==> flow/design.v <==
module cordic #(
    parameter data_width = 16,
    parameter iterations = 15
    )(
    input clk,
    input reset_n,
    input logic signed [data_width-1:0] angle,
    input logic signed [data_width-1:0] x_i,
    input logic signed [data_width-1:0] y_i,
    output logic signed [data_width-1:0] cos,
    output logic signed [data_width-1:0] sin,
    input valid_in,
    output logic valid_out
    );
    logic signed [data_width-1:0] atan_table [0:iterations-1];
    assign atan_table[0]  = 'd12867;   
    assign atan_table[1]  = 'd7596;    
    assign atan_table[2]  = 'd4013;    
    assign atan_table[3]  = 'd2037;    
    assign atan_table[4]  = 'd1021;    
    assign atan_table[5]  = 'd511;     
    assign atan_table[6]  = 'd256;     
    assign atan_table[7]  = 'd128;     
    assign atan_table[8]  = 'd64;      
    assign atan_table[9]  = 'd32;      
    assign atan_table[10] = 'd16;      
    assign atan_table[11] = 'd8;       
    assign atan_table[12] = 'd4;       
    assign atan_table[13] = 'd2;       
    assign atan_table[14] = 'd1;       
    logic signed [data_width-1:0] x [0:iterations], y [0:iterations], z [0:iterations];
    logic [$clog2(iterations)-1:0] iteration;
    logic valid_pipe [0:iterations];
    always_ff @(posedge clk or negedge reset_n) begin
        if (!reset_n) begin
            x[0] <= 0;
            y[0] <= 0;
            z[0] <= 0;
            valid_pipe[0] <= 0;
        end else if (valid_in) begin
            case (angle[15:14])
                2'b00: begin
                    x[0] <= x_i;
                    y[0] <= y_i;
                    z[0] <= angle;
                end
                2'b01: begin
                    x[0] <= -y_i;
                    y[0] <= x_i;
                    z[0] <= {2'b00, angle[13:0]};
                end
                2'b10: begin
                    x[0] <= -x_i;
                    y[0] <= -y_i;
                    z[0] <= {2'b11, angle[13:0]};
                end
                2'b11: begin
                    x[0] <= y_i;
                    y[0] <= -x_i;
                    z[0] <= -angle;
                end
            endcase
            valid_pipe[0] <= 1;
        end else begin
            valid_pipe[0] <= 0;
        end
    end
    genvar i;
    generate
        for (i = 0; i < iterations; i = i + 1) begin : cordic_pipeline
            always_ff @(posedge clk or negedge reset_n) begin
                if (!reset_n) begin
                    x[i+1] <= 0;
                    y[i+1] <= 0;
                    z[i+1] <= 0;
                    valid_pipe[i+1] <= 0;
                end else if (valid_pipe[i]) begin
                    if (z[i] < 0) begin
                        x[i+1] <= x[i] + (y[i] >>> i);
                        y[i+1] <= y[i] - (x[i] >>> i);
                        z[i+1] <= z[i] + atan_table[i];
                    end else begin
                        x[i+1] <= x[i] - (y[i] >>> i);
                        y[i+1] <= y[i] + (x[i] >>> i);
                        z[i+1] <= z[i] - atan_table[i];
                    end
                    valid_pipe[i+1] <= 1;
                end else begin
                    valid_pipe[i+1] <= 0;
                end
            end
        end
    endgenerate
    assign cos = x[iterations];
    assign sin = y[iterations];
    assign valid_out = valid_pipe[iterations];
endmodule
Lab notebook: cordic

## From RTL to reports: cordic

Each step is given for the RTL above and for the edited RTL.
"before" refers to lines of the RTL above, "after" to lines of the edited file.
"difference" is "after" less "before", of the values as shown.
Library cell names are shortened.
The mark n/a stands for no value.

- Top module: cordic
- Clock input: clk
- Cell library: sky130hd
- Timing corner: tt_025C_1v80

## The edit

Unified diff, file above to edited file.
A script made this edit. It changes what the design does and was not meant as an optimisation.

```diff
@@ -10,7 +10,9 @@
     output logic signed [data_width-1:0] cos,
     output logic signed [data_width-1:0] sin,
-    input valid_in,
+    input valid_in_pin,
     output logic valid_out
     );
+    logic valid_in;
+    always_ff @(posedge clk) valid_in <= valid_in_pin;
     logic signed [data_width-1:0] atan_table [0:iterations-1];
     assign atan_table[0]  = 'd12867;   
```

## Elaborated design

Counts by Yosys on the flattened word-level netlist (proc, flatten, opt, wreduce). Print and check cells are left out. Cells with the same type and inputs are merged into one.

Operators by class:

| what | before | after | difference |
|---|---|---|---|
| magnitude comparators | 15 | 15 | 0 |
| multiplexer cells | 63 | 63 | 0 |
| equal/unequal tests | 3 | 3 | 0 |
| $add $sub $neg | 90 | 90 | 0 |
| reductions and logical operators | 1 | 1 | 0 |

Operators by type and width:

| cell | before | after | difference |
|---|---|---|---|
| 16-bit 2-to-1 mux | 44 | 44 | 0 |
| 1-bit 2-to-1 mux | 16 | 16 | 0 |
| 16-bit by 1-bit less-than comparator with 1-bit output with constant B | 15 | 15 | 0 |
| 16-bit negator | 3 | 3 | 0 |
| 16-bit parallel mux with 4-bit select | 3 | 3 | 0 |
| 16-bit by 10-bit adder with 16-bit output | 2 | 2 | 0 |
| 16-bit by 10-bit adder with 16-bit output with constant B | 2 | 2 | 0 |
| 16-bit by 11-bit adder with 16-bit output | 2 | 2 | 0 |
| 16-bit by 12-bit adder with 16-bit output | 2 | 2 | 0 |
| 16-bit by 13-bit adder with 16-bit output | 2 | 2 | 0 |
| 16-bit by 14-bit adder with 16-bit output | 2 | 2 | 0 |
| 16-bit by 15-bit adder with 16-bit output | 2 | 2 | 0 |
| 16-bit by 2-bit adder with 16-bit output | 2 | 2 | 0 |
| 16-bit by 3-bit adder with 16-bit output | 2 | 2 | 0 |
| 16-bit by 4-bit adder with 16-bit output | 2 | 2 | 0 |
| 16-bit by 5-bit adder with 16-bit output | 2 | 2 | 0 |
| 16-bit by 6-bit adder with 16-bit output | 2 | 2 | 0 |
| 16-bit by 7-bit adder with 16-bit output | 2 | 2 | 0 |
| 16-bit by 8-bit adder with 16-bit output | 2 | 2 | 0 |
| 16-bit by 9-bit adder with 16-bit output | 2 | 2 | 0 |
| 2-bit == test with constant B | 2 | 2 | 0 |
| 16-bit by 10-bit subtractor with 16-bit output | 2 | 2 | 0 |
| 16-bit by 10-bit subtractor with 16-bit output with constant B | 2 | 2 | 0 |
| 16-bit by 11-bit subtractor with 16-bit output | 2 | 2 | 0 |
| 16-bit by 12-bit subtractor with 16-bit output | 2 | 2 | 0 |
| 16-bit by 13-bit subtractor with 16-bit output | 2 | 2 | 0 |
| 16-bit by 14-bit subtractor with 16-bit output | 2 | 2 | 0 |
| 16-bit by 15-bit subtractor with 16-bit output | 2 | 2 | 0 |

Not every row of either side is listed.

Bit counts:

| what | before | after | difference |
|---|---|---|---|
| input port bits | 51 | 51 | 0 |
| flip-flop bits (word level) | 768 | 769 | +1 |
| cells after elaboration | 235 | 236 | +1 |
| output and inout port bits | 33 | 33 | 0 |

## Depth

Yosys ltp: most cells in a row. Word level: on the elaborated netlist, between registers, memories and ports. Mapped: between sequential cells and ports; inverters and the memories' decode and read muxes count.

Logic depth:

| what | before | after | difference |
|---|---|---|---|
| word-level depth | 2 | 2 | 0 |
| ABC_AREA | 0 | 0 | n/a |
| gate-level depth with buffers | 16 | 16 | 0 |
| depth with buffers taken out | 16 | 16 | 0 |

## Synthesis result

Yosys stat after the flow's synthesis: flattened, memories mapped to cells. It holds for the ABC_AREA given above (unset counts as 0); a run with the other value may have another netlist.

Cell types:

| cell type | before | after | difference |
|---|---|---|---|
| nand2_1 | 372 | 297 | -75 |
| o21ai_0 | 423 | 385 | -38 |
| xor2_1 | 230 | 194 | -36 |
| nor2_1 | 529 | 563 | +34 |
| nor3_1 | 129 | 154 | +25 |
| a21o_1 | 208 | 184 | -24 |
| nand3_1 | 89 | 69 | -20 |
| xnor2_1 | 499 | 516 | +17 |
| or2_2 | 13 | 30 | +17 |
| or3_1 | 34 | 50 | +16 |
| a21oi_1 | 654 | 669 | +15 |
| inv_1 | 350 | 365 | +15 |
| nand2b_1 | 84 | 69 | -15 |
| nor2b_1 | 56 | 70 | +14 |
| nor3b_1 | 10 | 20 | +10 |
| a31oi_1 | 80 | 71 | -9 |
| o211ai_1 | 54 | 62 | +8 |
| nor4_1 | 25 | 33 | +8 |

Not every row of either side is listed.

Synthesis totals:

| what | before | after | difference |
|---|---|---|---|
| buffers | 199 | 206 | +7 |
| flip-flops | 744 | 745 | +1 |
| area of sequential cells (um^2) | 18617.9 | 18637.9 | +20.0 |
| mapped cells | 6641 | 6632 | -9 |
| mapped area (um^2) | 60919.7 | 60925.9 | +6.2 |

## Path before layout

Path of least setup slack by OpenSTA after synthesis, without wires, with an ideal clock, recovery checks aside; 20% of the period is set as input and as output delay. Where synthesis merged equal registers, the netlist keeps one of their names.

Timing path after synthesis:

| what | before | after | difference |
|---|---|---|---|
| kind | register -> register | register -> register | n/a |
| start point | reg z[2][15] | reg z[3][15] | n/a |
| end point | reg y[3][13] | reg y[4][13] | n/a |
| setup slack (ps) | 627 | 583 | -44 |
| delay of the path (ps) | 3373 | 3417 | +44 |
| data required time (ps) | 3875 | 3869 | -6 |
| arrival time (ps) | 3248 | 3286 | +38 |
| library setup time (ps) | 125 | 131 | +6 |
| launch time at the first pin (ps) | 0 | 0 | 0 |
| period (ps) | 4000 | 4000 | 0 |
| path buffers | 2 | 2 | 0 |
| stages | 12 | 13 | +1 |
| period reached after synthesis (ps) | 3373 | 3417 | +44 |

"delay of the path" = arrival - input delay + setup time.
"stages" counts driving pins, that of a launching flip-flop among them; a cell with two outputs on the path counts twice.
"period reached after synthesis" = period - worst setup slack (recovery checks aside). The figure is calculated, with input and output delays left at 20% of the set period.
Between the ends stands the longest chain of elaborated cells between them, by number of cells; it is not shown to be the way that was timed. Of several equally long chains one is given.
Each line given opens the expression or statement behind the cell; cells for indexed reads and writes are added by Yosys, which also makes memories of some case tables.
At most two assigning lines are given for a register; there are more.

Between the ends, after synthesis, before:
- Path through: dfrtp_1 -> clkbuf_1 -> clkbuf_1 -> mux2i_1 -> ha_1 -> nor2b_1 -> o31ai_1 -> a211oi_1 -> or3_1 -> a41oi_1 -> xnor2_1 -> mux2_2
- Cells in the longest elaborated chain: 2
- Elaborated cells between the ends (all ways): 2
- RTL lines with such cells: 1
- Those cells by class: compare: 1; mux: 1

Ends and longest elaborated chain, after synthesis, before:

| what | line | text |
|---|---|---|
| start, declared | 31 | `logic signed [data_width-1:0] x [0:iterations], y [0:iterations], z [0:iterations];` |
| start, assigned | 81 | `z[i+1] <= z[i] + atan_table[i];` |
| start, assigned | 85 | `z[i+1] <= z[i] - atan_table[i];` |
| 16-bit by 1-bit less-than comparator with 1-bit output | 78 | `if (z[i] < 0) begin` |
| 16-bit 2-to-1 mux | 78 |  |
| end, assigned | 80 | `y[i+1] <= y[i] - (x[i] >>> i);` |
| end, assigned | 84 | `y[i+1] <= y[i] + (x[i] >>> i);` |
| end, declared | 31 |  |

Between the ends, after synthesis, after:
- Path through: dfrtp_1 -> clkbuf_1 -> buf_1 -> mux2i_1 -> ha_1 -> nor2b_1 -> o21a_1 -> o21ai_1 -> a211oi_1 -> o31ai_1 -> o21bai_1 -> and4_1 -> or3_1
- Cells in the longest elaborated chain: 2
- Elaborated cells between the ends (all ways): 2
- RTL lines with such cells: 1
- Those cells by class: compare: 1; mux: 1

Ends and longest elaborated chain, after synthesis, after:

| what | line | text |
|---|---|---|
| start, declared | 33 | `logic signed [data_width-1:0] x [0:iterations], y [0:iterations], z [0:iterations];` |
| start, assigned | 83 | `z[i+1] <= z[i] + atan_table[i];` |
| start, assigned | 87 | `z[i+1] <= z[i] - atan_table[i];` |
| 16-bit by 1-bit less-than comparator with 1-bit output | 80 | `if (z[i] < 0) begin` |
| 16-bit 2-to-1 mux | 80 |  |
| end, assigned | 82 | `y[i+1] <= y[i] - (x[i] >>> i);` |
| end, assigned | 86 | `y[i+1] <= y[i] + (x[i] >>> i);` |
| end, declared | 33 |  |

## Path in the finished layout

Path of least setup slack in the final report of the runs of set A (OpenROAD, finished layout, wires in). Where an end is a register, its clock arrival counts in the times.
The report prints the path's times to 10 ps; the period is as set.

Timing path after layout:

| what | before | after | difference |
|---|---|---|---|
| kind | register -> register | register -> register | n/a |
| start point | reg z[1][15] | reg y[9][13] | n/a |
| end point | reg z[2][15] | reg x[10][13] | n/a |
| data required time (ps) | 4290 | 4340 | +50 |
| path buffers | 1 | 0 | -1 |
| launch time at the first pin (ps) | 710 | 710 | 0 |
| period (ps) | 3800 | 3800 | 0 |
| arrival time (ps) | 4140 | 4130 | -10 |
| setup slack (ps) | 160 | 210 | +50 |
| library setup time (ps) | 200 | 160 | -40 |
| stages | 11 | 15 | +4 |

Between the ends stands the longest chain of elaborated cells between them, by number of cells; it is not shown to be the way that was timed. Of several equally long chains one is given.
At most two assigning lines are given for a register; there are more.

Between the ends, after layout, before:
- Path through: dfrtp_1 -> inv_1 -> buf_4 -> ha_1 -> a21oi_1 -> o21ai_0 -> a21o_1 -> a311oi_1 -> o21bai_1 -> and2_1 -> o21ai_0
- Cells in the longest elaborated chain: 2
- Elaborated cells between the ends (all ways): 4
- RTL lines with such cells: 3
- Those cells by class: add/sub: 2; compare: 1; mux: 1

Ends and longest elaborated chain, after layout, before:

| what | line | text |
|---|---|---|
| start, declared | 31 | `logic signed [data_width-1:0] x [0:iterations], y [0:iterations], z [0:iterations];` |
| start, assigned | 81 | `z[i+1] <= z[i] + atan_table[i];` |
| start, assigned | 85 | `z[i+1] <= z[i] - atan_table[i];` |
| 16-bit by 14-bit subtractor with 16-bit output | 85 |  |
| 16-bit 2-to-1 mux | 78 | `if (z[i] < 0) begin` |
| end, assigned | 81 |  |
| end, assigned | 85 |  |
| end, declared | 31 |  |

Between the ends, after layout, after:
- Path through: dfrtp_1 -> or3_1 -> nor2_2 -> inv_1 -> ha_1 -> a21oi_1 -> ha_1 -> a21oi_1 -> o211ai_1 -> a21boi_0 -> a211oi_1 -> o21ai_0 -> o31ai_2 -> xor2_1 -> a21oi_1
- Cells in the longest elaborated chain: 2
- Elaborated cells between the ends (all ways): 3
- RTL lines with such cells: 3
- Those cells by class: add/sub: 2; mux: 1

Ends and longest elaborated chain, after layout, after:

| what | line | text |
|---|---|---|
| start, declared | 33 | `logic signed [data_width-1:0] x [0:iterations], y [0:iterations], z [0:iterations];` |
| start, assigned | 82 | `y[i+1] <= y[i] - (x[i] >>> i);` |
| start, assigned | 86 | `y[i+1] <= y[i] + (x[i] >>> i);` |
| 16-bit by 7-bit subtractor with 16-bit output | 85 | `x[i+1] <= x[i] - (y[i] >>> i);` |
| 16-bit 2-to-1 mux | 80 | `if (z[i] < 0) begin` |
| end, assigned | 81 | `x[i+1] <= x[i] + (y[i] >>> i);` |
| end, assigned | 85 |  |
| end, declared | 33 |  |

## Flow runs

Both versions went through the flow (Yosys, OpenROAD) with the same settings in each pair. Constraints: input delay and output delay 20% of the set period each, output load 0.01 pF.

Flow settings, set A:
- CORE_UTILIZATION: 40
- period_ns: 3.8
- CAP_MARGIN: 20
- CORE_MARGIN: 2
- SLEW_MARGIN: 20

Measured results, set A:

| what | before | after | difference |
|---|---|---|---|
| achieved clock period (ps) | 3644 | 3586 | -58 |
| standard-cell area after layout (um^2) | 67723.7 | 67639.9 | -83.8 |
| total die area (um^2) | 155437.0 | 155453.0 | +16.0 |
| Yosys chip area after synthesis (um^2) | 60919.7 | 60925.9 | +6.2 |
| post-route setup TNS (ps) | 0 | 0 | 0 |
| worst setup slack after layout (ps) | 156 | 214 | +58 |

Flow settings, set B:
- CORE_ASPECT_RATIO: 1.24
- CORE_UTILIZATION: 55
- CTS_CLUSTER_DIAMETER: 238
- GPL_ROUTABILITY_DRIVEN: 1
- MIN_ROUTING_LAYER: met1
- PLACE_DENSITY: 0.69
- SETUP_SLACK_MARGIN: 0.5
- TNS_END_PERCENT: 50
- period_ns: 2.34
- CAP_MARGIN: 20
- CORE_MARGIN: 2
- SLEW_MARGIN: 20

Measured results, set B:

| what | before | after | difference |
|---|---|---|---|
| achieved clock period (ps) | 3492 | 3480 | -12 |
| standard-cell area after layout (um^2) | 93699.9 | 92860.3 | -839.6 |
| total die area (um^2) | 113455.0 | 113469.0 | +14.0 |
| Yosys chip area after synthesis (um^2) | 60919.7 | 60925.9 | +6.2 |
| post-route setup TNS (ps) | -193569 | -184677 | +8892 |
| worst setup slack after layout (ps) | -1152 | -1140 | +12 |

"achieved clock period": clock period set for the run, less the worst setup slack. It is reckoned from that one timing run; input and output delays stay at 20% of the period that was set.
